==> flow/design.v <==
module CPU
(
    input  logic CLK,
    input  logic RES,
    output logic        IF_REQ,
    output logic [15:0] IF_ADDR,
    input  logic [ 3:0] IF_CODE,
    input  logic        IF_RDY,
    output logic        DM_REQ,
    output logic        DM_WRITE,
    output logic [14:0] DM_ADDR,
    output logic [ 7:0] DM_WDATA,
    input  logic [ 7:0] DM_RDATA,
    input  logic        DM_RDY,
    output logic        IO_REQ,
    output logic        IO_WRITE,
    output logic [ 1:0] IO_ADDR,
    output logic [ 7:0] IO_WDATA,
    input  logic [ 7:0] IO_RDATA,
    input  logic        IO_RDY
);
logic slot;
assign slot = IF_RDY & DM_RDY & IO_RDY;
logic        if_do;
logic        if_do_dphase;
logic [15:0] if_addr;  
logic [ 3:0] if_code;
logic [ 3:0] if_code_keep;
assign IF_REQ  = if_do & slot;
assign IF_ADDR = if_addr;
always_ff @(posedge CLK, posedge RES)
begin
    if (RES)
        if_do_dphase <= 1'b0;
    else if (IF_REQ & IF_RDY)
        if_do_dphase <= 1'b1;
    else if (IF_RDY)
        if_do_dphase <= 1'b0;
end
always_ff @(posedge CLK, posedge RES)
begin
    if (RES)
        if_code_keep <= 4'hf;
    else if (if_do_dphase & IF_RDY)
        if_code_keep <= IF_CODE;    
end
assign if_code = (if_do_dphase & IF_RDY)? IF_CODE : if_code_keep;
logic        dr_do;
logic        dr_do_dphase;
logic        dw_do;
logic [14:0] dm_addr;
logic [ 7:0] dw_data;
logic [ 7:0] dr_data;
logic [ 7:0] dr_data_keep;
assign DM_REQ   = (dr_do | dw_do) & slot;
assign DM_WRITE = dw_do;
assign DM_ADDR  = dm_addr;
assign DM_WDATA = dw_data;
always_ff @(posedge CLK, posedge RES)
begin
    if (RES)
        dr_do_dphase <= 1'b0;
    else if (DM_REQ & ~DM_WRITE & DM_RDY)
        dr_do_dphase <= 1'b1;
    else if (DM_RDY)
        dr_do_dphase <= 1'b0;
end
always_ff @(posedge CLK, posedge RES)
begin
    if (RES)
        dr_data_keep <= 8'h00;
    else if (dr_do_dphase & DM_RDY)
        dr_data_keep <= DM_RDATA;    
end
assign dr_data = (dr_do_dphase & DM_RDY)? DM_RDATA : dr_data_keep;
logic       ir_do;
logic       iw_do;
logic       ir_do_dphase;
logic [7:0] iw_data;
logic [7:0] ir_data;
logic [7:0] ir_data_keep;
logic [1:0] io_addr;
always_ff @(posedge CLK, posedge RES)
begin
    if (RES)
        ir_do_dphase <= 1'b0;
    else if (IO_REQ & ~IO_WRITE & IO_RDY)
        ir_do_dphase <= 1'b1;
    else if (slot)
        ir_do_dphase <= 1'b0;
end
assign IO_REQ   = (ir_do | iw_do) & slot;
assign IO_WRITE = iw_do;
assign IO_ADDR  = io_addr;
assign IO_WDATA = iw_data;
always_ff @(posedge CLK, posedge RES)
begin
    if (RES)
        ir_data_keep <= 8'h00;
    else if (ir_do_dphase & IO_RDY)
        ir_data_keep <= IO_RDATA;    
end
assign ir_data = (ir_do_dphase & IO_RDY)? IO_RDATA : ir_data_keep;
logic [15:0] pc;   
logic        pc_clr;
logic        pc_inc;
logic        pc_dec;
logic        pc_inc2;
logic        pc_dec2;
always_ff @(posedge CLK, posedge RES)
begin
    if (RES)
        pc <= 16'h0000;
    else if (pc_clr & slot)
        pc <= 16'h0000;
    else if (pc_inc & slot)
        pc <= pc + 16'h0001;
    else if (pc_dec & slot)
        pc <= pc - 16'h0001;
    else if (pc_inc2 & slot)
        pc <= pc + 16'h0002;
    else if (pc_dec2 & slot)
        pc <= pc - 16'h0002;
end
assign if_addr = pc;
logic [14:0] ptr;  
logic        ptr_clr;
logic        ptr_inc;
logic        ptr_dec;
logic        ptr_end;
always_ff @(posedge CLK, posedge RES)
begin
    if (RES)
        ptr <= 15'h0000;
    else if (ptr_clr & slot)
        ptr <= 15'h0000;
    else if (ptr_inc & slot)
        ptr <= ptr + 15'h0001;
    else if (ptr_dec & slot)
        ptr <= ptr - 15'h0001;
end
assign dm_addr = ptr;
assign ptr_end      = (ptr == 15'h001d);
logic [15:0] indent;
logic        indent_clr;
logic        indent_inc;
logic        indent_dec;
logic        indent_zero;
logic        indent_plus;
always_ff @(posedge CLK, posedge RES)
begin
    if (RES)
        indent <= 16'h0000;
    else if (indent_clr & slot)
        indent <= 16'h0000;
    else if (indent_inc & slot)
        indent <= indent + 16'h0001;
    else if (indent_dec & slot)
        indent <= indent - 16'h0001;
end
assign indent_zero = (indent == 16'h0000);
assign indent_plus = ~indent[15] & (|indent[14:0]);
logic [3:0] alufunc;
logic [7:0] aluinx;
logic [7:0] aluout;
logic       aluzero;
logic       aluinx_dr;
logic       aluinx_ir;
assign aluinx = (aluinx_dr)? dr_data
              : (aluinx_ir)? ir_data
              : 8'h00;
always_comb
begin
    case (alufunc)
        4'h0 : aluout = 8'h00;
        4'h1 : aluout = aluinx;
        4'h2  : aluout = aluinx + 8'h01;
        4'h3  : aluout = aluinx - 8'h01;
        default       : aluout = 8'h00;
    endcase
end
assign aluzero = (aluout == 8'h00);
assign dw_data = aluout;
assign iw_data = aluout;
logic [4:0] state;
logic [4:0] state_next;
logic [3:0] seq;
logic       seq_clr;
logic       seq_inc;
always_ff @(posedge CLK, posedge RES)
begin
    if (RES)
        state <= 5'h00;
    else if (slot)
        state <= state_next;
end
always_ff @(posedge CLK, posedge RES)
begin
    if (RES)
        seq <= 4'h0;
    else if (seq_clr & slot)
        seq <= 4'h0;
    else if (seq_inc & slot)
        seq <= seq + 4'h1;
end
always @*
begin
    state_next = 5'h00;
    seq_clr    = 1'b0;
    seq_inc    = 1'b0;
    if_do   = 1'b0;
    pc_clr  = 1'b0;
    pc_inc  = 1'b0;
    pc_dec  = 1'b0;
    pc_inc2 = 1'b0;
    pc_dec2 = 1'b0;
    ptr_clr = 1'b0;
    ptr_inc = 1'b0;
    ptr_dec = 1'b0;
    dr_do = 1'b0;
    dw_do = 1'b0;
    ir_do = 1'b0;
    iw_do = 1'b0;
    io_addr = 2'b00;
    indent_clr = 1'b0;
    indent_inc = 1'b0;
    indent_dec = 1'b0;
    alufunc   = 4'h0;
    aluinx_dr = 1'b0;
    aluinx_ir = 1'b0;
    casez ({state, seq})
        {5'h00, 4'h0} :
        begin
            pc_clr     = 1'b1;
            ptr_clr    = 1'b1;
            indent_clr = 1'b1;
            seq_inc    = 1'b1;
            state_next = 5'h00;
        end
        {5'h00, 4'h1} :
        begin
            if (ptr_end)
            begin
                dw_do   = 1'b1;
                alufunc = 4'h0;
                ptr_inc = 1'b1;
                seq_inc = 1'b1;
                state_next = 5'h00;
            end
            else
            begin
                dw_do   = 1'b1;
                alufunc = 4'h0;
                ptr_inc = 1'b1;
                state_next = 5'h00;
            end
        end
        {5'h00, 4'h2} :
        begin
            dr_do = 1'b1;
            seq_inc = 1'b1;
            state_next = 5'h00;
        end
        {5'h00, 4'h3} :
        begin
            aluinx_dr = 1'b1;
            alufunc   = 4'h1;
            iw_do = 1'b1;
            io_addr = 2'b10;
            ptr_inc = 1'b1;
            seq_inc = 1'b1;
            state_next = 5'h00;
        end
        {5'h00, 4'h4} :
        begin
            dr_do = 1'b1;
            seq_inc = 1'b1;
            state_next = 5'h00;
        end
        {5'h00, 4'h5} :
        begin
            aluinx_dr = 1'b1;
            alufunc   = 4'h1;
            iw_do = 1'b1;
            io_addr = 2'b11;
            ptr_clr = 1'b1;
            if_do  = 1'b1;
            pc_inc = 1'b1;
            seq_clr    = 1'b1;
            state_next = 5'h01;
        end
        {5'h01, 4'h0} :
        begin
            case (if_code)
                4'h0, 4'h1 :  
                begin
                    ptr_inc = ~if_code[0];
                    ptr_dec =  if_code[0];
                    if_do  = 1'b1;
                    pc_inc = 1'b1;
                    seq_clr    = 1'b1;
                    state_next = 5'h01;
                end
                4'h2, 4'h3 :
                begin
                    dr_do = 1'b1;
                    seq_inc    = 1'b1;
                    state_next = {1'b1, if_code};                
                end
                4'h4 :
                begin
                    dr_do = 1'b1;
                    seq_inc = 1'b1;
                    state_next = 5'h14;
                end
                4'h5 :
                begin
                    ir_do = 1'b1;
                    seq_inc = 1'b1;
                    state_next = 5'h15;
                end
                4'h6, 4'h7 :
                begin
                    dr_do = 1'b1;
                    seq_inc = 1'b1;
                    state_next = {1'b1, if_code};
                end
                4'h8 :
                begin
                    seq_clr = 1'b1;
                    state_next = 5'h00;
                end
                4'hf :
                begin
                    if_do  = 1'b1;
                    pc_inc = 1'b1;
                    seq_clr    = 1'b1;
                    state_next = 5'h01;
                end
                default :  
                begin
                    if_do  = 1'b1;
                    pc_inc = 1'b1;
                    seq_clr    = 1'b1;
                    state_next = 5'h01;
                end
            endcase        
        end        
        {5'h12, 4'h1}, {5'h13, 4'h1} :
        begin
            aluinx_dr = 1'b1;
            alufunc   = state[3:0];
            dw_do = 1'b1;
            if_do  = 1'b1;
            pc_inc = 1'b1;
            seq_clr    = 1'b1;
            state_next = 5'h01;
        end
        {5'h14, 4'h1} :
        begin
            aluinx_dr = 1'b1;
            alufunc   = 4'h1;
            iw_do = 1'b1;
            if_do  = 1'b1;
            pc_inc = 1'b1;
            seq_clr    = 1'b1;
            state_next = 5'h01;
        end
        {5'h15, 4'h1} :
        begin
            dr_do = 1'b1;
            seq_inc = 1'b1;
            state_next = 5'h15;
        end
        {5'h15, 4'h2} :
        begin
            aluinx_ir = 1'b1;
            alufunc   = 4'h1;
            dw_do = 1'b1;
            if_do  = 1'b1;
            pc_inc = 1'b1;
            seq_clr    = 1'b1;
            state_next = 5'h01;
        end
        {5'h16, 4'h1} :
        begin
            aluinx_dr = 1'b1;
            alufunc = 4'h1;
            if (~aluzero)
            begin
                if_do  = 1'b1;
                pc_inc = 1'b1;
                seq_clr    = 1'b1;
                state_next = 5'h01;
            end
            else
            begin
                if_do  = 1'b1;
                pc_inc = 1'b1;
                indent_clr = 1'b1;
                seq_inc = 1'b1;
                state_next = 5'h16;
            end
        end
        {5'h16, 4'h2} :
        begin
            if (indent_zero && (if_code == 4'h7))
            begin
                if_do  = 1'b1;
                pc_inc = 1'b1;
                seq_clr    = 1'b1;
                state_next = 5'h01;
            end
            else if (indent_plus && (if_code == 4'h7))
            begin
                indent_dec = 1'b1;
                if_do  = 1'b1;
                pc_inc = 1'b1;
                state_next = 5'h16;
            end
            else if (if_code == 4'h6)
            begin
                indent_inc = 1'b1;
                if_do  = 1'b1;
                pc_inc = 1'b1;
                state_next = 5'h16;
            end
            else
            begin
                if_do  = 1'b1;
                pc_inc = 1'b1;
                state_next = 5'h16;
            end                    
        end        
        {5'h17, 4'h1} :
        begin
            aluinx_dr = 1'b1;
            alufunc = 4'h1;
            if (aluzero)
            begin
                if_do  = 1'b1;
                pc_inc = 1'b1;
                seq_clr    = 1'b1;
                state_next = 5'h01;
            end
            else
            begin
                pc_dec2 = 1'b1;
                indent_clr = 1'b1;
                seq_inc = 1'b1;
                state_next = 5'h17;
            end
        end
        {5'h17, 4'h2} :
        begin
            if_do  = 1'b1;
            pc_dec = 1'b1;
            seq_inc = 1'b1;
            state_next = 5'h17;
        end
        {5'h17, 4'h3} :
        begin
            if (indent_zero && (if_code == 4'h6))
            begin
                pc_inc2 = 1'b1;
                seq_inc = 1'b1;
                state_next = 5'h17;
            end
            else if (indent_plus && (if_code == 4'h6))
            begin
                indent_dec = 1'b1;
                if_do  = 1'b1;
                pc_dec = 1'b1;
                state_next = 5'h17;
            end
            else if (if_code == 4'h7)
            begin
                indent_inc = 1'b1;
                if_do  = 1'b1;
                pc_dec = 1'b1;
                state_next = 5'h17;
            end
            else
            begin
                if_do  = 1'b1;
                pc_dec = 1'b1;
                state_next = 5'h17;
            end                    
        end        
        {5'h17, 4'h4} :
        begin
            if_do  = 1'b1;
            pc_inc = 1'b1;
            seq_clr    = 1'b1;
            state_next = 5'h01;
        end
        default :  
        begin
            seq_clr    = 1'b1;
            state_next = 5'h00;
        end
    endcase
end
endmodule
module CACHE
(
    input  logic CLK,
    input  logic RES,
    input  logic        IF_REQ,
    input  logic [15:0] IF_ADDR,
    output logic [ 3:0] IF_CODE,
    output logic        IF_RDY,
    input  logic        DM_REQ,
    input  logic        DM_WRITE,
    input  logic [14:0] DM_ADDR,
    input  logic [ 7:0] DM_WDATA,
    output logic [ 7:0] DM_RDATA,
    output logic        DM_RDY,
    output logic        BUS_REQ,
    output logic        BUS_WRITE,
    output logic [15:0] BUS_ADDR,
    output logic [ 7:0] BUS_WDATA,
    input  logic [ 7:0] BUS_RDATA,
    input  logic        BUS_RDY
);
logic if_slot;  
logic [10:0] ic_a0;  
logic [10:0] ic_a1;  
logic [10:0] ic_a2;  
logic [10:0] ic_a3;  
logic [31:0] ic_d0;  
logic [31:0] ic_d1;  
logic [31:0] ic_d2;  
logic [31:0] ic_d3;  
logic        ic_v0;  
logic        ic_v1;  
logic        ic_v2;  
logic        ic_v3;  
logic        if_hit;
logic        if_hit_dphase;
logic [ 4:0] if_hit_dphase_addr;  
assign if_hit = IF_REQ & ic_v0 & (IF_ADDR[4:3] == 2'b00) & (ic_a0 == IF_ADDR[15:5])
              | IF_REQ & ic_v1 & (IF_ADDR[4:3] == 2'b01) & (ic_a1 == IF_ADDR[15:5])
              | IF_REQ & ic_v2 & (IF_ADDR[4:3] == 2'b10) & (ic_a2 == IF_ADDR[15:5])
              | IF_REQ & ic_v3 & (IF_ADDR[4:3] == 2'b11) & (ic_a3 == IF_ADDR[15:5]);
always_ff @(posedge CLK, posedge RES)
begin
    if (RES)
    begin
        if_hit_dphase      <= 1'b0;
        if_hit_dphase_addr <= 5'b00_000;
    end
    else if (if_hit & if_slot)
    begin
        if_hit_dphase      <= 1'b1;
        if_hit_dphase_addr <= IF_ADDR[4:0];
    end
    else if (if_slot)
    begin
        if_hit_dphase      <= 1'b0;
        if_hit_dphase_addr <= 5'b00_000;
    end
end    
logic        if_mis_req;
logic [15:0] if_mis_req_addr;  
logic        if_mis_dphase;
logic [15:0] if_mis_dphase_addr;
logic [31:0] if_mis_dphase_rdata;
assign if_mis_req = IF_REQ & ~if_hit;
assign if_mis_req_addr = {1'b0, IF_ADDR[15:1]};
always_ff @(posedge CLK, posedge RES)
begin
    if (RES)
    begin
        if_mis_dphase      <= 1'b0;
        if_mis_dphase_addr <= 16'h0000;
    end
    else if (if_mis_req & if_slot)
    begin
        if_mis_dphase      <= 1'b1;
        if_mis_dphase_addr <= IF_ADDR[15:0];        
    end
    else if (if_slot)
    begin
        if_mis_dphase      <= 1'b0;
        if_mis_dphase_addr <= 16'h0000;
    end
end
always_ff @(posedge CLK, posedge RES)
begin
    if (RES)
    begin
        ic_v0 <= 1'b0;
        ic_v1 <= 1'b0;
        ic_v2 <= 1'b0;
        ic_v3 <= 1'b0;
    end
    else if (if_mis_req & if_slot & (IF_ADDR[4:3] == 2'b00))
        ic_v0 <= 1'b1;
    else if (if_mis_req & if_slot & (IF_ADDR[4:3] == 2'b01))
        ic_v1 <= 1'b1;
    else if (if_mis_req & if_slot & (IF_ADDR[4:3] == 2'b10))
        ic_v2 <= 1'b1;
    else if (if_mis_req & if_slot & (IF_ADDR[4:3] == 2'b11))
        ic_v3 <= 1'b1;
end
always_ff @(posedge CLK, posedge RES)
begin
    if (RES)
    begin
        ic_a0 <= 11'h000;
        ic_a1 <= 11'h000;
        ic_a2 <= 11'h000;
        ic_a3 <= 11'h000;
    end
    else if (if_mis_req & if_slot & (IF_ADDR[4:3] == 2'b00))
        ic_a0 <= IF_ADDR[15:5];
    else if (if_mis_req & if_slot & (IF_ADDR[4:3] == 2'b01))
        ic_a1 <= IF_ADDR[15:5];
    else if (if_mis_req & if_slot & (IF_ADDR[4:3] == 2'b10))
        ic_a2 <= IF_ADDR[15:5];
    else if (if_mis_req & if_slot & (IF_ADDR[4:3] == 2'b11))
        ic_a3 <= IF_ADDR[15:5];
end
always_ff @(posedge CLK, posedge RES)
begin
    if (RES)
    begin
        ic_d0 <= 32'h00000000;
        ic_d1 <= 32'h00000000;
        ic_d2 <= 32'h00000000;
        ic_d3 <= 32'h00000000;
    end
    else if (if_mis_dphase & if_slot & (if_mis_dphase_addr[4:3] == 2'b00))
        ic_d0 <= if_mis_dphase_rdata;
    else if (if_mis_dphase & if_slot & (if_mis_dphase_addr[4:3] == 2'b01))
        ic_d1 <= if_mis_dphase_rdata;
    else if (if_mis_dphase & if_slot & (if_mis_dphase_addr[4:3] == 2'b10))
        ic_d2 <= if_mis_dphase_rdata;
    else if (if_mis_dphase & if_slot & (if_mis_dphase_addr[4:3] == 2'b11))
        ic_d3 <= if_mis_dphase_rdata;
end
logic [3:0] ic_d0_out;
logic [3:0] ic_d1_out;
logic [3:0] ic_d2_out;
logic [3:0] ic_d3_out;
always @*
begin
    case (if_hit_dphase_addr[2:0])
        3'b000  : ic_d0_out = ic_d0[ 3: 0];
        3'b001  : ic_d0_out = ic_d0[ 7: 4];
        3'b010  : ic_d0_out = ic_d0[11: 8];
        3'b011  : ic_d0_out = ic_d0[15:12];
        3'b100  : ic_d0_out = ic_d0[19:16];
        3'b101  : ic_d0_out = ic_d0[23:20];
        3'b110  : ic_d0_out = ic_d0[27:24];
        3'b111  : ic_d0_out = ic_d0[31:28];
        default : ic_d0_out = 4'b1111;  
    endcase
end
always @*
begin
    case (if_hit_dphase_addr[2:0])
        3'b000  : ic_d1_out = ic_d1[ 3: 0];
        3'b001  : ic_d1_out = ic_d1[ 7: 4];
        3'b010  : ic_d1_out = ic_d1[11: 8];
        3'b011  : ic_d1_out = ic_d1[15:12];
        3'b100  : ic_d1_out = ic_d1[19:16];
        3'b101  : ic_d1_out = ic_d1[23:20];
        3'b110  : ic_d1_out = ic_d1[27:24];
        3'b111  : ic_d1_out = ic_d1[31:28];
        default : ic_d1_out = 4'b1111;  
    endcase
end
always @*
begin
    case (if_hit_dphase_addr[2:0])
        3'b000  : ic_d2_out = ic_d2[ 3: 0];
        3'b001  : ic_d2_out = ic_d2[ 7: 4];
        3'b010  : ic_d2_out = ic_d2[11: 8];
        3'b011  : ic_d2_out = ic_d2[15:12];
        3'b100  : ic_d2_out = ic_d2[19:16];
        3'b101  : ic_d2_out = ic_d2[23:20];
        3'b110  : ic_d2_out = ic_d2[27:24];
        3'b111  : ic_d2_out = ic_d2[31:28];
        default : ic_d2_out = 4'b1111;  
    endcase
end
always @*
begin
    case (if_hit_dphase_addr[2:0])
        3'b000  : ic_d3_out = ic_d3[ 3: 0];
        3'b001  : ic_d3_out = ic_d3[ 7: 4];
        3'b010  : ic_d3_out = ic_d3[11: 8];
        3'b011  : ic_d3_out = ic_d3[15:12];
        3'b100  : ic_d3_out = ic_d3[19:16];
        3'b101  : ic_d3_out = ic_d3[23:20];
        3'b110  : ic_d3_out = ic_d3[27:24];
        3'b111  : ic_d3_out = ic_d3[31:28];
        default : ic_d3_out = 4'b1111;  
    endcase
end
always @*
begin
    if (if_hit_dphase & if_slot)
    begin   
        IF_CODE = (if_hit_dphase_addr[4:3] == 2'b00)? ic_d0_out
                : (if_hit_dphase_addr[4:3] == 2'b01)? ic_d1_out
                : (if_hit_dphase_addr[4:3] == 2'b10)? ic_d2_out
                : (if_hit_dphase_addr[4:3] == 2'b11)? ic_d3_out
                : 4'hf;  
    end
    else if (if_mis_dphase & if_slot)
        IF_CODE = (if_mis_dphase_addr[2:0] == 3'b000)? if_mis_dphase_rdata[ 3: 0]
                : (if_mis_dphase_addr[2:0] == 3'b001)? if_mis_dphase_rdata[ 7: 4]
                : (if_mis_dphase_addr[2:0] == 3'b010)? if_mis_dphase_rdata[11: 8]
                : (if_mis_dphase_addr[2:0] == 3'b011)? if_mis_dphase_rdata[15:12]
                : (if_mis_dphase_addr[2:0] == 3'b100)? if_mis_dphase_rdata[19:16]
                : (if_mis_dphase_addr[2:0] == 3'b101)? if_mis_dphase_rdata[23:20]
                : (if_mis_dphase_addr[2:0] == 3'b110)? if_mis_dphase_rdata[27:24]
                : (if_mis_dphase_addr[2:0] == 3'b111)? if_mis_dphase_rdata[31:28]
                : 4'hf;  
    else
        IF_CODE = 4'hf;  
end
assign IF_RDY = if_slot;
logic dm_slot;  
logic [11:0] dc_a0;  
logic [11:0] dc_a1;  
logic [31:0] dc_d0;  
logic [31:0] dc_d1;  
logic        dc_v0;  
logic        dc_v1;  
logic        dm_hit;
logic        dm_hit_dphase;
logic        dm_hit_dphase_write;
logic [ 2:0] dm_hit_dphase_addr;  
logic [ 7:0] dm_hit_dphase_wdata;
logic [31:0] dm_hit_dphase_update_data0;
logic [31:0] dm_hit_dphase_update_data1;
assign dm_hit = DM_REQ & dc_v0 & ~DM_ADDR[2] & (dc_a0 == DM_ADDR[14:3])
              | DM_REQ & dc_v1 &  DM_ADDR[2] & (dc_a1 == DM_ADDR[14:3]);
always_ff @(posedge CLK, posedge RES)
begin
    if (RES)
    begin
        dm_hit_dphase       <= 1'b0;
        dm_hit_dphase_write <= 1'b0;
        dm_hit_dphase_addr  <= 3'b0_00;
        dm_hit_dphase_wdata <= 8'h00;
    end
    else if (dm_hit & dm_slot)
    begin
        dm_hit_dphase       <= 1'b1;
        dm_hit_dphase_write <= DM_WRITE;
        dm_hit_dphase_addr  <= DM_ADDR[2:0];
        dm_hit_dphase_wdata <= DM_WDATA;
    end
    else if (dm_slot)
    begin
        dm_hit_dphase       <= 1'b0;
        dm_hit_dphase_write <= 1'b0;
        dm_hit_dphase_addr  <= 3'b0_00;
        dm_hit_dphase_wdata <= 8'h00;
    end
end
logic        dm_mis_req;
logic        dm_mis_req_write;
logic [15:0] dm_mis_req_addr;
logic        dm_mis_replace;
logic [15:0] dm_mis_replace_addr;
logic        dm_mis_dphase;
logic [14:0] dm_mis_dphase_addr;
logic        dm_mis_dphase_write;
logic [ 7:0] dm_mis_dphase_wdata;
logic [31:0] dm_mis_dphase_rdata;
logic [31:0] dm_mis_dphase_update_data;
logic [31:0] dm_mis_dphase_writeback_data;
assign dm_mis_req       = DM_REQ & ~dm_hit;
assign dm_mis_req_write = DM_WRITE;
assign dm_mis_req_addr  = {1'b1, DM_ADDR};
assign dm_mis_replace   = dm_mis_req & dc_v0 & ~DM_ADDR[2]
                        | dm_mis_req & dc_v1 &  DM_ADDR[2];    
assign dm_mis_replace_addr = (~DM_ADDR[2])? {1'b1, dc_a0, 1'b0, 2'b00}
                           :                {1'b1, dc_a1, 1'b1, 2'b00};   
always_ff @(posedge CLK, posedge RES)
begin
    if (RES)
    begin
        dm_mis_dphase       <= 1'b0;
        dm_mis_dphase_write <= 1'b0;
        dm_mis_dphase_addr  <= 15'h0000;
        dm_mis_dphase_wdata <= 8'h00;
    end
    else if (dm_mis_req & dm_slot)
    begin
        dm_mis_dphase       <= 1'b1;
        dm_mis_dphase_write <= dm_mis_req_write;
        dm_mis_dphase_addr  <= DM_ADDR;
        dm_mis_dphase_wdata <= DM_WDATA;
    end
    else if (dm_slot)
    begin
        dm_mis_dphase       <= 1'b0;
        dm_mis_dphase_write <= 1'b0;
        dm_mis_dphase_addr  <= 15'h0000;
        dm_mis_dphase_wdata <= 8'h00;
    end
end
always_ff @(posedge CLK, posedge RES)
begin
    if (RES)
    begin
        dc_v0 <= 1'b0;
        dc_v1 <= 1'b0;
    end
    else if (dm_mis_req & dm_slot & ~DM_ADDR[2])
        dc_v0 <= 1'b1;
    else if (dm_mis_req & dm_slot &  DM_ADDR[2])
        dc_v1 <= 1'b1;
end
always_ff @(posedge CLK, posedge RES)
begin
    if (RES)
    begin
        dc_a0 <= 12'h000;
        dc_a1 <= 12'h000;
    end
    else if (dm_mis_req & dm_slot & ~DM_ADDR[2])
        dc_a0 <= DM_ADDR[14:3];
    else if (dm_mis_req & dm_slot &  DM_ADDR[2])
        dc_a1 <= DM_ADDR[14:3];
end
always_ff @(posedge CLK, posedge RES)
begin
    if (RES)
    begin
        dc_d0 <= 32'h00000000;
        dc_d1 <= 32'h00000000;
    end
    else if (dm_hit_dphase & dm_hit_dphase_write & dm_slot & ~dm_hit_dphase_addr[2])
        dc_d0 <= dm_hit_dphase_update_data0;
    else if (dm_hit_dphase & dm_hit_dphase_write & dm_slot &  dm_hit_dphase_addr[2])
        dc_d1 <= dm_hit_dphase_update_data1;
    else if (dm_mis_dphase & dm_mis_dphase_write & dm_slot & ~dm_mis_dphase_addr[2])
        dc_d0 <= dm_mis_dphase_update_data;
    else if (dm_mis_dphase & dm_mis_dphase_write & dm_slot &  dm_mis_dphase_addr[2])
        dc_d1 <= dm_mis_dphase_update_data;
    else if (dm_mis_dphase & dm_slot & ~dm_mis_dphase_addr[2])
        dc_d0 <= dm_mis_dphase_rdata;
    else if (dm_mis_dphase & dm_slot &  dm_mis_dphase_addr[2])
        dc_d1 <= dm_mis_dphase_rdata;
end
always @*
begin
    dm_hit_dphase_update_data0 = dc_d0;  
    if (dm_hit_dphase_addr[1:0] == 2'b00) dm_hit_dphase_update_data0[ 7: 0] = dm_hit_dphase_wdata;
    if (dm_hit_dphase_addr[1:0] == 2'b01) dm_hit_dphase_update_data0[15: 8] = dm_hit_dphase_wdata;
    if (dm_hit_dphase_addr[1:0] == 2'b10) dm_hit_dphase_update_data0[23:16] = dm_hit_dphase_wdata;
    if (dm_hit_dphase_addr[1:0] == 2'b11) dm_hit_dphase_update_data0[31:24] = dm_hit_dphase_wdata;
end
always @*
begin
    dm_hit_dphase_update_data1 = dc_d1;  
    if (dm_hit_dphase_addr[1:0] == 2'b00) dm_hit_dphase_update_data1[ 7: 0] = dm_hit_dphase_wdata;
    if (dm_hit_dphase_addr[1:0] == 2'b01) dm_hit_dphase_update_data1[15: 8] = dm_hit_dphase_wdata;
    if (dm_hit_dphase_addr[1:0] == 2'b10) dm_hit_dphase_update_data1[23:16] = dm_hit_dphase_wdata;
    if (dm_hit_dphase_addr[1:0] == 2'b11) dm_hit_dphase_update_data1[31:24] = dm_hit_dphase_wdata;
end
always @*
begin
    dm_mis_dphase_update_data = dm_mis_dphase_rdata;
    if (dm_mis_dphase_addr[1:0] == 2'b00) dm_mis_dphase_update_data[ 7: 0] = dm_mis_dphase_wdata;
    if (dm_mis_dphase_addr[1:0] == 2'b01) dm_mis_dphase_update_data[15: 8] = dm_mis_dphase_wdata;
    if (dm_mis_dphase_addr[1:0] == 2'b10) dm_mis_dphase_update_data[23:16] = dm_mis_dphase_wdata;
    if (dm_mis_dphase_addr[1:0] == 2'b11) dm_mis_dphase_update_data[31:24] = dm_mis_dphase_wdata;
end
always @*
begin
    if (dm_hit_dphase & ~dm_hit_dphase_write & dm_slot)
        DM_RDATA = (dm_hit_dphase_addr[2:0] == 3'b0_00)? dc_d0[ 7: 0]
                 : (dm_hit_dphase_addr[2:0] == 3'b0_01)? dc_d0[15: 8]
                 : (dm_hit_dphase_addr[2:0] == 3'b0_10)? dc_d0[23:16]
                 : (dm_hit_dphase_addr[2:0] == 3'b0_11)? dc_d0[31:24]
                 : (dm_hit_dphase_addr[2:0] == 3'b1_00)? dc_d1[ 7: 0]
                 : (dm_hit_dphase_addr[2:0] == 3'b1_01)? dc_d1[15: 8]
                 : (dm_hit_dphase_addr[2:0] == 3'b1_10)? dc_d1[23:16]
                 : (dm_hit_dphase_addr[2:0] == 3'b1_11)? dc_d1[31:24]
                 : 8'h00;
    else if (dm_mis_dphase & ~dm_mis_dphase_write & dm_slot)
        DM_RDATA = (dm_mis_dphase_addr[1:0] == 2'b00)? dm_mis_dphase_rdata[ 7: 0]
                 : (dm_mis_dphase_addr[1:0] == 2'b01)? dm_mis_dphase_rdata[15: 8]
                 : (dm_mis_dphase_addr[1:0] == 2'b10)? dm_mis_dphase_rdata[23:16]
                 : (dm_mis_dphase_addr[1:0] == 2'b11)? dm_mis_dphase_rdata[31:24]
                 : 8'h00;
    else
        DM_RDATA = 8'h00;
end
assign dm_mis_dphase_writeback_data
    = (dm_mis_req & dm_hit_dphase & ~dm_mis_req_addr[2] & ~dm_hit_dphase_addr[2])? dm_hit_dphase_update_data0
    : (dm_mis_req & dm_hit_dphase &  dm_mis_req_addr[2] &  dm_hit_dphase_addr[2])? dm_hit_dphase_update_data1
    : (dm_mis_req & ~dm_mis_req_addr[2])? dc_d0
    : (dm_mis_req &  dm_mis_req_addr[2])? dc_d1
    : (dm_mis_dphase                   )? dm_mis_dphase_update_data  
    : 32'h00000000;
assign DM_RDY = dm_slot;
logic        bus_req_inst;
logic        bus_req_data;
logic        bus_req_read;
logic        bus_req_wrte;
logic [15:0] bus_req_addr;
logic        bus_req_repl;
logic [15:0] bus_req_repl_addr;
logic [31:0] bus_req_wdata;
logic        bus_rdy;
logic [31:0] bus_rdy_rdata;
logic        if_mis_req_pend;
logic [15:0] if_mis_req_addr_pend;
assign bus_req_inst = (if_mis_req | if_mis_req_pend) & ~dm_mis_req;  
assign bus_req_data = dm_mis_req;
assign bus_req_read = dm_mis_req & ~dm_mis_req_write;
assign bus_req_wrte = dm_mis_req &  dm_mis_req_write;
assign bus_req_repl = dm_mis_replace;
assign bus_req_addr = (dm_mis_req     )? dm_mis_req_addr
                    : (if_mis_req_pend)? if_mis_req_addr_pend
                    : (if_mis_req     )? if_mis_req_addr
                    : 16'h0000;
assign bus_req_repl_addr = dm_mis_replace_addr;
assign bus_req_wdata = dm_mis_dphase_writeback_data;
assign if_mis_dphase_rdata = bus_rdy_rdata;
assign dm_mis_dphase_rdata = bus_rdy_rdata;
logic        bus_inst;
logic        bus_read;
logic        bus_wrte;
logic        bus_repl;
logic [15:0] bus_repl_addr;
logic [15:0] bus_pend_addr;
logic [31:0] bus_pend_wdata;
logic [31:0] bus_pend_rdata;
logic [ 2:0] bus_count;
logic        bus_count_end;
logic        bus_count_0123;
always_ff @(posedge CLK, posedge RES)
begin
    if (RES)
        bus_count <= 3'b000;
    else if (bus_req_inst & BUS_RDY)
        bus_count <= 3'b101;
    else if ((bus_req_read | bus_req_wrte) &  bus_req_repl & BUS_RDY)
        bus_count <= 3'b001;
    else if ((bus_req_read | bus_req_wrte) & ~bus_req_repl & BUS_RDY)
        bus_count <= 3'b101;
    else if (bus_count_end & BUS_RDY)
        bus_count <= bus_count;
    else if ((|bus_count) & BUS_RDY)
        bus_count <= bus_count + 3'b001;
end
assign bus_count_end  = (bus_count == 3'b000);
assign bus_count_0123 = ~bus_count[2];
always_ff @(posedge CLK, posedge RES)
begin
    if (RES)
        bus_inst <= 1'b0; 
    else if (bus_req_inst & BUS_RDY)
        bus_inst <= 1'b1; 
    else if (bus_count_end & BUS_RDY)
        bus_inst <= 1'b0; 
end
always_ff @(posedge CLK, posedge RES)
begin
    if (RES)
        bus_read <= 1'b0; 
    else if (bus_req_read & BUS_RDY)
        bus_read <= 1'b1; 
    else if (bus_count_end & BUS_RDY)
        bus_read <= 1'b0; 
end
always_ff @(posedge CLK, posedge RES)
begin
    if (RES)
        bus_wrte <= 1'b0; 
    else if (bus_req_wrte & BUS_RDY)
        bus_wrte <= 1'b1; 
    else if (bus_count_end & BUS_RDY)
        bus_wrte <= 1'b0; 
end
always_ff @(posedge CLK, posedge RES)
begin
    if (RES)
    begin
        bus_repl      <= 1'b0; 
        bus_repl_addr <= 16'h0000;
    end
    else if ((bus_req_read | bus_req_wrte) & BUS_RDY)
    begin
        bus_repl      <= bus_req_repl; 
        bus_repl_addr <= bus_req_repl_addr;
    end
    else if (bus_count_end & BUS_RDY)
    begin
        bus_repl      <= 1'b0; 
        bus_repl_addr <= 16'h0000;
    end
end
always_ff @(posedge CLK, posedge RES)
begin
    if (RES)
        bus_pend_addr <= 16'h0000;
    else if ((bus_req_inst | bus_req_read | bus_req_wrte) & BUS_RDY)
        bus_pend_addr <= bus_req_addr;
end
always_ff @(posedge CLK, posedge RES)
begin
    if (RES)
        bus_pend_wdata <= 32'h00000000;
    else if ((bus_req_read | bus_req_wrte) & BUS_RDY)
        bus_pend_wdata <= bus_req_wdata;
end
assign BUS_REQ = bus_req_inst | bus_req_read | bus_req_wrte
               | ((bus_inst | bus_read | bus_wrte) & ~bus_count_end);
assign BUS_WRITE = ((bus_req_read | bus_req_wrte) & bus_req_repl)? 1'b1
                 : (bus_req_inst  | bus_inst                    )? 1'b0
                 : ((bus_read | bus_wrte) & bus_count_0123)? 1'b1
                 : 1'b0;
assign BUS_ADDR
    = ((bus_req_read | bus_req_wrte) & ~bus_req_repl)? {bus_req_addr [15:2]    , 2'b00}
    : ((bus_req_read | bus_req_wrte) &  bus_req_repl)? {bus_req_repl_addr[15:2], 2'b00}
    : (bus_req_inst                                 )? {bus_req_addr[15:2]     , 2'b00}
    : ((bus_read | bus_wrte) & bus_count_0123)? {bus_repl_addr[15:2], bus_count[1:0]}
    : ((bus_read | bus_wrte)                 )? {bus_pend_addr[15:2], bus_count[1:0]}
    : (bus_inst                              )? {bus_pend_addr[15:2], bus_count[1:0]}
    : 16'h0000;
always @*
begin
    if (bus_req_read | bus_req_wrte)
    begin
        BUS_WDATA = bus_req_wdata[7:0];
    end
    else if (bus_read | bus_wrte)
    begin
        BUS_WDATA = (bus_count == 3'b001)? bus_pend_wdata[15: 8]
                  : (bus_count == 3'b010)? bus_pend_wdata[23:16]
                  : (bus_count == 3'b011)? bus_pend_wdata[31:24]
                  : 8'h00;
    end
    else
    begin
        BUS_WDATA = 8'h00;
    end
end
always_ff @(posedge CLK, posedge RES)
begin
    if (RES)
        bus_pend_rdata <= 32'h00000000;
    else if (bus_inst & BUS_RDY)
    begin
        if (bus_count == 3'b101)
            bus_pend_rdata[ 7: 0] <= BUS_RDATA;
        else if (bus_count == 3'b110)
            bus_pend_rdata[15: 8] <= BUS_RDATA;
        else if (bus_count == 3'b111)
            bus_pend_rdata[23:16] <= BUS_RDATA;
        else if (bus_count == 3'b000)
            bus_pend_rdata[31:24] <= BUS_RDATA;
    end
    else if ((bus_read | bus_wrte) & BUS_RDY)
    begin
        if (bus_count == 3'b101)
            bus_pend_rdata[ 7: 0] <= BUS_RDATA;
        else if (bus_count == 3'b110)
            bus_pend_rdata[15: 8] <= BUS_RDATA;
        else if (bus_count == 3'b111)
            bus_pend_rdata[23:16] <= BUS_RDATA;
        else if (bus_count == 3'b000)
            bus_pend_rdata[31:24] <= BUS_RDATA;
    end
end
assign bus_rdy = bus_count_end & BUS_RDY;
assign bus_rdy_rdata = {BUS_RDATA, bus_pend_rdata[23:0]};
always_ff @(posedge CLK, posedge RES)
begin
    if (RES)
    begin
        if_mis_req_pend      <= 1'b0;
        if_mis_req_addr_pend <= 16'h0000;
    end
    else if (if_mis_req & dm_mis_req & bus_rdy)
    begin
        if_mis_req_pend      <= if_mis_req;
        if_mis_req_addr_pend <= if_mis_req_addr;
    end
    else if (if_mis_req_pend & ~dm_mis_req & bus_rdy)
    begin
        if_mis_req_pend      <= 1'b0;
        if_mis_req_addr_pend <= 16'h0000;
    end
end
assign if_slot = bus_rdy & ~if_mis_req_pend;
assign dm_slot = bus_rdy | dm_hit_dphase;
endmodule
module bfcpu_core
(
    input  logic CLK,
    input  logic RES_N,
    output logic        BUS_REQ,
    output logic        BUS_WRITE,
    output logic [15:0] BUS_ADDR,
    output logic [ 7:0] BUS_WDATA,
    input  logic [ 7:0] BUS_RDATA,
    input  logic        BUS_RDY,
    output logic        IO_REQ,
    output logic        IO_WRITE,
    output logic [ 1:0] IO_ADDR,
    output logic [ 7:0] IO_WDATA,
    input  logic [ 7:0] IO_RDATA,
    input  logic        IO_RDY
);
logic        if_req;
logic [15:0] if_addr;
logic [ 3:0] if_code;
logic        if_rdy;
logic        dm_req;
logic        dm_write;
logic [14:0] dm_addr;
logic [ 7:0] dm_wdata;
logic [ 7:0] dm_rdata;
logic        dm_rdy;
CPU U_CPU
(
    .CLK (CLK),
    .RES (~RES_N),
    .IF_REQ  (if_req),
    .IF_ADDR (if_addr),
    .IF_CODE (if_code),
    .IF_RDY  (if_rdy),
    .DM_REQ   (dm_req),
    .DM_WRITE (dm_write),
    .DM_ADDR  (dm_addr),
    .DM_WDATA (dm_wdata),
    .DM_RDATA (dm_rdata),
    .DM_RDY   (dm_rdy),
    .IO_REQ   (IO_REQ),
    .IO_WRITE (IO_WRITE),
    .IO_ADDR  (IO_ADDR),
    .IO_WDATA (IO_WDATA),
    .IO_RDATA (IO_RDATA),
    .IO_RDY   (IO_RDY)
);
CACHE U_CACHE
(
    .CLK (CLK),
    .RES (~RES_N),
    .IF_REQ  (if_req),
    .IF_ADDR (if_addr),
    .IF_CODE (if_code),
    .IF_RDY  (if_rdy),
    .DM_REQ   (dm_req),
    .DM_WRITE (dm_write),
    .DM_ADDR  (dm_addr),
    .DM_WDATA (dm_wdata),
    .DM_RDATA (dm_rdata),
    .DM_RDY   (dm_rdy),
    .BUS_REQ   (BUS_REQ),
    .BUS_WRITE (BUS_WRITE),
    .BUS_ADDR  (BUS_ADDR),
    .BUS_WDATA (BUS_WDATA),
    .BUS_RDATA (BUS_RDATA),
    .BUS_RDY   (BUS_RDY)
);
endmodule
# Reports on bfcpu_core
# Module bfcpu_core before and after one edit of its RTL, step after step.
# Lines under "before" count in the file above, lines under "after" in the edited file.
# "change": "after" minus "before" as printed here. "rel_change_pct": 100 x difference / "before".
# Not given: -
# inputs
top,bfcpu_core
clk_port,CLK
lib,sky130hd
corner,tt_025C_1v80

# The edit
# The edit as a unified diff against the file above.
# The edit is scripted: it alters the design's behaviour and was not made to optimise anything.
# begin of diff
@@ -926,5 +926,7 @@
                     : (if_mis_req     )? if_mis_req_addr
                     : 16'h0000;
-assign bus_req_repl_addr = dm_mis_replace_addr;
+logic [15:0] bus_req_repl_addr_d1;
+always_ff @(posedge CLK) bus_req_repl_addr_d1 <= dm_mis_replace_addr;
+assign bus_req_repl_addr = bus_req_repl_addr_d1;
 assign bus_req_wdata = dm_mis_dphase_writeback_data;
 assign if_mis_dphase_rdata = bus_rdy_rdata;
# end of diff

# Word-level counts
# Yosys after proc, flatten, opt, wreduce and memory -nomap, before mapping. Memory bits, and registers merged into a memory's read port (data or address), are not among the register bits. Print and check cells are not counted.
# word_totals
element,before,after,change,rel_change_pct
regBits,502,518,16,3.19
output_inout_bits,38,38,0,0.00
elab_cells,568,569,1,0.18
# op_classes
element,before,after,change,rel_change_pct
add_sub_neg,12,12,0,0.00
n_eq,82,82,0,0.00
muxes,202,202,0,0.00
n_logic,153,153,0,0.00
n_reduce_logical,68,68,0,0.00
# op_table
op,before,after,change,rel_change_pct
AND 1 bit,112,112,0,0.00
two-way mux 8 bit,56,56,0,0.00
two-way mux 1 bit,54,54,0,0.00
NOT 1 bit,24,24,0,0.00
two-way mux 16 bit,20,20,0,0.00
two-way mux 4 bit,17,17,0,0.00
bitwise OR 1 bit,17,17,0,0.00
equality test 3 bit with constant B,15,15,0,0.00
two-way mux 32 bit,15,15,0,0.00
nonzero test 2 bit,14,14,0,0.00
equality test 9 bit with constant B,11,11,0,0.00
equality test 2 bit with constant B,10,10,0,0.00
two-way mux 3 bit,9,9,0,0.00
equality test 3 x 2 -> 1 bit with constant B,8,8,0,0.00
two-way mux 5 bit,7,7,0,0.00
equality test 2 x 1 -> 1 bit with constant B,5,5,0,0.00
zero test 2 bit,5,5,0,0.00
two-way mux 15 bit,5,5,0,0.00
parallel mux 1 bit (select 2 bit),5,5,0,0.00
OR reduction 2 bit,5,5,0,0.00
equality test 11 bit,4,4,0,0.00
equality test 3 x 1 -> 1 bit with constant B,4,4,0,0.00
equality test 4 x 2 -> 1 bit with constant B,4,4,0,0.00
equality test 4 x 3 -> 1 bit with constant B,4,4,0,0.00
logical AND 1 bit,4,4,0,0.00
zero test 3 bit,4,4,0,0.00
parallel mux 4 bit (select 8 bit),4,4,0,0.00
AND reduction 2 bit,4,4,0,0.00
# The list need not be complete.

# Depth
# Longest topological path by Yosys (ltp), each cell counted once; first at word level (registers and memories cut), then after technology mapping (sequential cells cut; the memories' decode and read muxes count).
# depth
element,before,after,change,rel_change_pct
depth_word,33,33,0,0.00
ABC_AREA,0,0,-,-
mapped_depth,24,27,3,12.50

# Synthesis result
# Yosys stat after the flow's synthesis: flattened, memories mapped to cells. It holds for the ABC_AREA given above (unset counts as 0); a run with the other value may have another netlist.
# by_type
cell_type,before,after,change,rel_change_pct
sky130_fd_sc_hd__a21oi_1,104,176,72,69.23
sky130_fd_sc_hd__o221ai_1,71,5,-66,-92.96
sky130_fd_sc_hd__mux2i_1,200,150,-50,-25.00
sky130_fd_sc_hd__nand2_1,242,196,-46,-19.01
sky130_fd_sc_hd__nor2_1,219,184,-35,-15.98
sky130_fd_sc_hd__o22ai_1,21,53,32,152.38
sky130_fd_sc_hd__mux2_2,230,260,30,13.04
sky130_fd_sc_hd__a22oi_1,14,44,30,214.29
sky130_fd_sc_hd__a31oi_1,11,40,29,263.64
sky130_fd_sc_hd__mux2_4,9,28,19,211.11
sky130_fd_sc_hd__mux2_1,19,1,-18,-94.74
sky130_fd_sc_hd__a221o_1,67,51,-16,-23.88
sky130_fd_sc_hd__or3_1,12,27,15,125.00
sky130_fd_sc_hd__nand3_1,50,64,14,28.00
sky130_fd_sc_hd__a21o_1,19,32,13,68.42
sky130_fd_sc_hd__dfxtp_1,0,13,13,-
sky130_fd_sc_hd__and3_1,32,20,-12,-37.50
sky130_fd_sc_hd__nand2b_1,32,21,-11,-34.38
# The list need not be complete.
# synth_totals
element,before,after,change,rel_change_pct
cell_count,2911,2919,8,0.27
synth_area_um2,29469.5,29512.1,42.6,0.14
seqArea_um2,11991.5,12251.8,260.3,2.17
ff_cells,479,492,13,2.71
# By module: a second synthesis without flattening, with its own total; a netlist apart from the flattened one above.
# unflattened
element,before,after,change,rel_change_pct
hier_cells,3089,2862,-227,-7.35
hier_area_um2,29861.1,29243.0,-618.1,-2.07
# Rows give one instance, submodules left out.
# modules_before
module,n_inst,cells,area_um2,seq_area_um2
CACHE,1,2195,22416.5,10009.6
CPU,1,893,7440.9,1981.9
bfcpu_core,1,1,3.8,0.0
# modules_after
module,n_inst,cells,area_um2,seq_area_um2
CACHE,1,1968,21798.4,10269.8
CPU,1,893,7440.9,1981.9
bfcpu_core,1,1,3.8,0.0

# Timing after synthesis
# Path of least setup slack by OpenSTA after synthesis, without wires, with an ideal clock, recovery checks aside; 20% of the period is set as input and as output delay. Where synthesis merged equal registers, the netlist keeps one of their names.
# synth_timing
element,before,after,change,rel_change_pct
path_kind,input to output,input to output,-,-
start,input port BUS_RDY,input port BUS_RDATA[1],-,-
end,output port BUS_ADDR[15],output port BUS_ADDR[10],-,-
clock_period_ns,10.0,10.0,0.0,0.00
out_delay_ns,2.000,2.000,0.000,0.00
t_first_pin_ns,2.000,2.000,0.000,0.00
arrival_time_ns,5.883,5.965,0.082,1.39
slack_ns,2.117,2.035,-0.082,-
delay_ns,3.883,3.965,0.082,2.11
path_stages,18,18,0,0.00
path_buffers,3,2,-1,-33.33
period_less_setup_slack_ns,7.883,7.965,0.082,1.04
# "delay_ns" = arrival - input delay + setup time.
# A path that ends at an output port has no setup time.
# "path_stages" counts driving pins, that of a launching flip-flop among them; a cell with two outputs on the path counts twice.
# "period_less_setup_slack_ns" is the clock period less the worst setup slack; recovery checks do not enter. This is arithmetic on one report: input and output delays are still those of the set period (20% each).
# Between the ends stands the longest chain of elaborated cells between them, by number of cells; it is not shown to be the way that was timed. Of several equally long chains one is given.
# Each line given opens the expression or statement behind the cell; cells for indexed reads and writes are added by Yosys, which also makes memories of some case tables.
# synth_via_before
cell_sequence,sky130_fd_sc_hd__and3b_1 sky130_fd_sc_hd__clkbuf_1 sky130_fd_sc_hd__o2111a_1 sky130_fd_sc_hd__a221o_1 sky130_fd_sc_hd__o2bb2ai_1 sky130_fd_sc_hd__fa_1 sky130_fd_sc_hd__a211oi_1 sky130_fd_sc_hd__o21bai_1 sky130_fd_sc_hd__a21oi_1 sky130_fd_sc_hd__xor2_1 sky130_fd_sc_hd__o221ai_2 sky130_fd_sc_hd__nor3_1 sky130_fd_sc_hd__nand4b_2 sky130_fd_sc_hd__o21ai_4 sky130_fd_sc_hd__o21a_4 sky130_fd_sc_hd__buf_6 sky130_fd_sc_hd__buf_4 sky130_fd_sc_hd__o41ai_1
elab_chain_len,26
cells_between,85
cone_classes,2 x add/sub; 7 x eq/ne; 18 x mux; 54 x logic; 4 x reduce/logical
# synth_lines_before
element,line_no,rtl
"start, declared",1110,"input  logic        BUS_RDY,"
AND 1 bit,1078,assign bus_rdy = bus_count_end & BUS_RDY;
bitwise OR 1 bit,1099,assign dm_slot = bus_rdy | dm_hit_dphase;
AND 1 bit,890,else if (dm_mis_dphase & ~dm_mis_dphase_write & dm_slot)
two-way mux 8 bit,890,
two-way mux 8 bit,880,if (dm_hit_dphase & ~dm_hit_dphase_write & dm_slot)
two-way mux 8 bit,75,assign dr_data = (dr_do_dphase & DM_RDY)? DM_RDATA : dr_data_keep;
two-way mux 8 bit,169,assign aluinx = (aluinx_dr)? dr_data
(+12 left out),-,
NOT 1 bit,569,assign if_mis_req = IF_REQ & ~if_hit;
AND 1 bit,569,
bitwise OR 1 bit,919,assign bus_req_inst = (if_mis_req | if_mis_req_pend) & ~dm_mis_req;
AND 1 bit,919,
two-way mux 16 bit,1028,": (bus_req_inst                                 )? {bus_req_addr[15:2]     , 2'b00}"
two-way mux 16 bit,1027,": ((bus_req_read | bus_req_wrte) &  bus_req_repl)? {bus_req_repl_addr[15:2], 2'b00}"
two-way mux 16 bit,1026,"= ((bus_req_read | bus_req_wrte) & ~bus_req_repl)? {bus_req_addr [15:2]    , 2'b00}"
"end, declared",1107,"output logic [15:0] BUS_ADDR,"
# synth_via_after
cell_sequence,sky130_fd_sc_hd__clkbuf_1 sky130_fd_sc_hd__mux4_2 sky130_fd_sc_hd__a32oi_1 sky130_fd_sc_hd__a31oi_1 sky130_fd_sc_hd__a21o_1 sky130_fd_sc_hd__ha_1 sky130_fd_sc_hd__nand2_1 sky130_fd_sc_hd__inv_1 sky130_fd_sc_hd__a32o_1 sky130_fd_sc_hd__a311oi_2 sky130_fd_sc_hd__xnor2_1 sky130_fd_sc_hd__a22o_1 sky130_fd_sc_hd__or4_4 sky130_fd_sc_hd__or2_4 sky130_fd_sc_hd__o311ai_4 sky130_fd_sc_hd__buf_2 sky130_fd_sc_hd__a211oi_1 sky130_fd_sc_hd__nand3b_1
cells_between,87
cone_classes,2 x add/sub; 7 x eq/ne; 31 x mux; 43 x logic; 4 x reduce/logical
# synth_lines_after
element,line_no,rtl
"start, declared",1111,"input  logic [ 7:0] BUS_RDATA,"
"end, declared",1109,"output logic [15:0] BUS_ADDR,"
# after: No chain of elaborated cells between the ends is given.

# Timing after layout
# Path of least setup slack in the final report of the runs of pair 1 (OpenROAD, finished layout, wires in). Where an end is a register, its clock arrival counts in the times.
# layout_timing
element,before,after,change,rel_change_pct
path_kind,input to output,input to output,-,-
start,input port BUS_RDY,input port BUS_RDY,-,-
end,output port BUS_ADDR[2],output port BUS_ADDR[2],-,-
clock_period_ns,9.74,9.74,0.00,0.00
out_delay_ns,1.95,1.95,0.00,0.00
t_first_pin_ns,1.95,1.95,0.00,0.00
arrival_time_ns,7.44,7.48,0.04,0.54
slack_ns,0.35,0.32,-0.03,-
path_stages,21,20,-1,-4.76
path_buffers,4,3,-1,-25.00
# Between the ends stands the longest chain of elaborated cells between them, by number of cells; it is not shown to be the way that was timed. Of several equally long chains one is given.
# layout_via_before
cell_sequence,sky130_fd_sc_hd__clkdlybuf4s50_1 sky130_fd_sc_hd__and3b_1 sky130_fd_sc_hd__o21ai_2 sky130_fd_sc_hd__buf_4 sky130_fd_sc_hd__a22oi_1 sky130_fd_sc_hd__o31ai_1 sky130_fd_sc_hd__a21oi_1 sky130_fd_sc_hd__inv_1 sky130_fd_sc_hd__ha_1 sky130_fd_sc_hd__nor2b_1 sky130_fd_sc_hd__o21ai_0 sky130_fd_sc_hd__o211ai_1 sky130_fd_sc_hd__a31oi_1 sky130_fd_sc_hd__xnor3_1 sky130_fd_sc_hd__o22ai_2 sky130_fd_sc_hd__o21ai_4 sky130_fd_sc_hd__o21a_4 sky130_fd_sc_hd__buf_4 sky130_fd_sc_hd__or3_1 sky130_fd_sc_hd__a41oi_2 sky130_fd_sc_hd__clkdlybuf4s50_1
elab_chain_len,27
cells_between,87
cone_classes,2 x add/sub; 7 x eq/ne; 20 x mux; 54 x logic; 4 x reduce/logical
# layout_lines_before
element,line_no,rtl
"start, declared",1110,"input  logic        BUS_RDY,"
AND 1 bit,1078,assign bus_rdy = bus_count_end & BUS_RDY;
bitwise OR 1 bit,1099,assign dm_slot = bus_rdy | dm_hit_dphase;
AND 1 bit,890,else if (dm_mis_dphase & ~dm_mis_dphase_write & dm_slot)
two-way mux 8 bit,890,
two-way mux 8 bit,880,if (dm_hit_dphase & ~dm_hit_dphase_write & dm_slot)
two-way mux 8 bit,75,assign dr_data = (dr_do_dphase & DM_RDY)? DM_RDATA : dr_data_keep;
two-way mux 8 bit,169,assign aluinx = (aluinx_dr)? dr_data
(+13 left out),-,
AND 1 bit,569,assign if_mis_req = IF_REQ & ~if_hit;
two-way mux 15 bit,926,: (if_mis_req     )? if_mis_req_addr
two-way mux 16 bit,925,: (if_mis_req_pend)? if_mis_req_addr_pend
two-way mux 16 bit,924,assign bus_req_addr = (dm_mis_req     )? dm_mis_req_addr
two-way mux 16 bit,1028,": (bus_req_inst                                 )? {bus_req_addr[15:2]     , 2'b00}"
two-way mux 16 bit,1027,": ((bus_req_read | bus_req_wrte) &  bus_req_repl)? {bus_req_repl_addr[15:2], 2'b00}"
two-way mux 16 bit,1026,"= ((bus_req_read | bus_req_wrte) & ~bus_req_repl)? {bus_req_addr [15:2]    , 2'b00}"
"end, declared",1107,"output logic [15:0] BUS_ADDR,"
# layout_via_after
cell_sequence,sky130_fd_sc_hd__clkdlybuf4s50_1 sky130_fd_sc_hd__and3b_1 sky130_fd_sc_hd__o21a_1 sky130_fd_sc_hd__nor2_1 sky130_fd_sc_hd__a31oi_1 sky130_fd_sc_hd__a21o_1 sky130_fd_sc_hd__ha_1 sky130_fd_sc_hd__nand2_1 sky130_fd_sc_hd__inv_1 sky130_fd_sc_hd__a32o_1 sky130_fd_sc_hd__a311oi_2 sky130_fd_sc_hd__xnor2_1 sky130_fd_sc_hd__a22o_1 sky130_fd_sc_hd__or4_4 sky130_fd_sc_hd__or2_4 sky130_fd_sc_hd__o31ai_4 sky130_fd_sc_hd__buf_4 sky130_fd_sc_hd__nand4_1 sky130_fd_sc_hd__o211ai_1 sky130_fd_sc_hd__clkdlybuf4s50_1
elab_chain_len,27
cells_between,87
cone_classes,2 x add/sub; 7 x eq/ne; 20 x mux; 54 x logic; 4 x reduce/logical
# layout_lines_after
element,line_no,rtl
"start, declared",1112,"input  logic        BUS_RDY,"
AND 1 bit,1080,assign bus_rdy = bus_count_end & BUS_RDY;
bitwise OR 1 bit,1101,assign dm_slot = bus_rdy | dm_hit_dphase;
AND 1 bit,890,else if (dm_mis_dphase & ~dm_mis_dphase_write & dm_slot)
two-way mux 8 bit,890,
two-way mux 8 bit,880,if (dm_hit_dphase & ~dm_hit_dphase_write & dm_slot)
two-way mux 8 bit,75,assign dr_data = (dr_do_dphase & DM_RDY)? DM_RDATA : dr_data_keep;
two-way mux 8 bit,169,assign aluinx = (aluinx_dr)? dr_data
(+13 left out),-,
AND 1 bit,569,assign if_mis_req = IF_REQ & ~if_hit;
two-way mux 15 bit,926,: (if_mis_req     )? if_mis_req_addr
two-way mux 16 bit,925,: (if_mis_req_pend)? if_mis_req_addr_pend
two-way mux 16 bit,924,assign bus_req_addr = (dm_mis_req     )? dm_mis_req_addr
two-way mux 16 bit,1030,": (bus_req_inst                                 )? {bus_req_addr[15:2]     , 2'b00}"
two-way mux 16 bit,1029,": ((bus_req_read | bus_req_wrte) &  bus_req_repl)? {bus_req_repl_addr[15:2], 2'b00}"
two-way mux 16 bit,1028,"= ((bus_req_read | bus_req_wrte) & ~bus_req_repl)? {bus_req_addr [15:2]    , 2'b00}"
"end, declared",1109,"output logic [15:0] BUS_ADDR,"

# Layout results
# Both versions went through the flow (Yosys, OpenROAD) with the same settings in each pair. Constraints: input delay and output delay 20% of the set period each, output load 0.01 pF.
# settings_pair_1
CORE_UTILIZATION,40
period_ns,9.74
CAP_MARGIN,20
CORE_MARGIN,2
SLEW_MARGIN,20
# results_pair_1
element,before,after,change,rel_change_pct
synth_area_um2,29469.5,29512.1,42.6,0.14
final_die_area_um2,75861.7,75969.1,107.4,0.14
finalCellArea_um2,32745.2,32897.8,152.6,0.47
finalUtil_pct,44.9,45.1,0.2,-
timing.setup.ws_ns,0.350,0.315,-0.035,-
total_negative_slack_ns,0.000,0.000,0.000,-
ws_hold_ns,0.465,0.470,0.005,-
design_power_uw,7059,6932,-127,-1.80
period_less_ws_ns,9.390,9.425,0.035,0.37
# settings_pair_2
ABC_AREA,0
CELL_PAD_IN_SITES_DETAIL_PLACEMENT,2
CORE_ASPECT_RATIO,1.57
CORE_MARGIN,4
CORE_UTILIZATION,23
CTS_CLUSTER_SIZE,80
GPL_ROUTABILITY_DRIVEN,0
MAX_ROUTING_LAYER,met5
PLACE_DENSITY_LB_ADDON,0.1
SETUP_SLACK_MARGIN,2.06
period_ns,11.5
CAP_MARGIN,20
SLEW_MARGIN,20
# results_pair_2
element,before,after,change,rel_change_pct
synth_area_um2,29469.5,29512.1,42.6,0.14
final_die_area_um2,134066.0,134255.0,189.0,0.14
finalCellArea_um2,34294.1,34215.3,-78.8,-0.23
finalUtil_pct,27.0,26.9,-0.1,-
timing.setup.ws_ns,2.173,2.258,0.085,-
total_negative_slack_ns,0.000,0.000,0.000,-
ws_hold_ns,0.471,0.473,0.002,-
design_power_uw,6443,6123,-320,-4.97
period_less_ws_ns,9.327,9.242,-0.085,-0.91
# "period_less_ws_ns": clock period set for the run, less the worst setup slack. It is reckoned from that one timing run; input and output delays stay at 20% of the period that was set.
# "design_power_uw" rests on the timing tool's default activity at the inputs, not on a simulated workload.
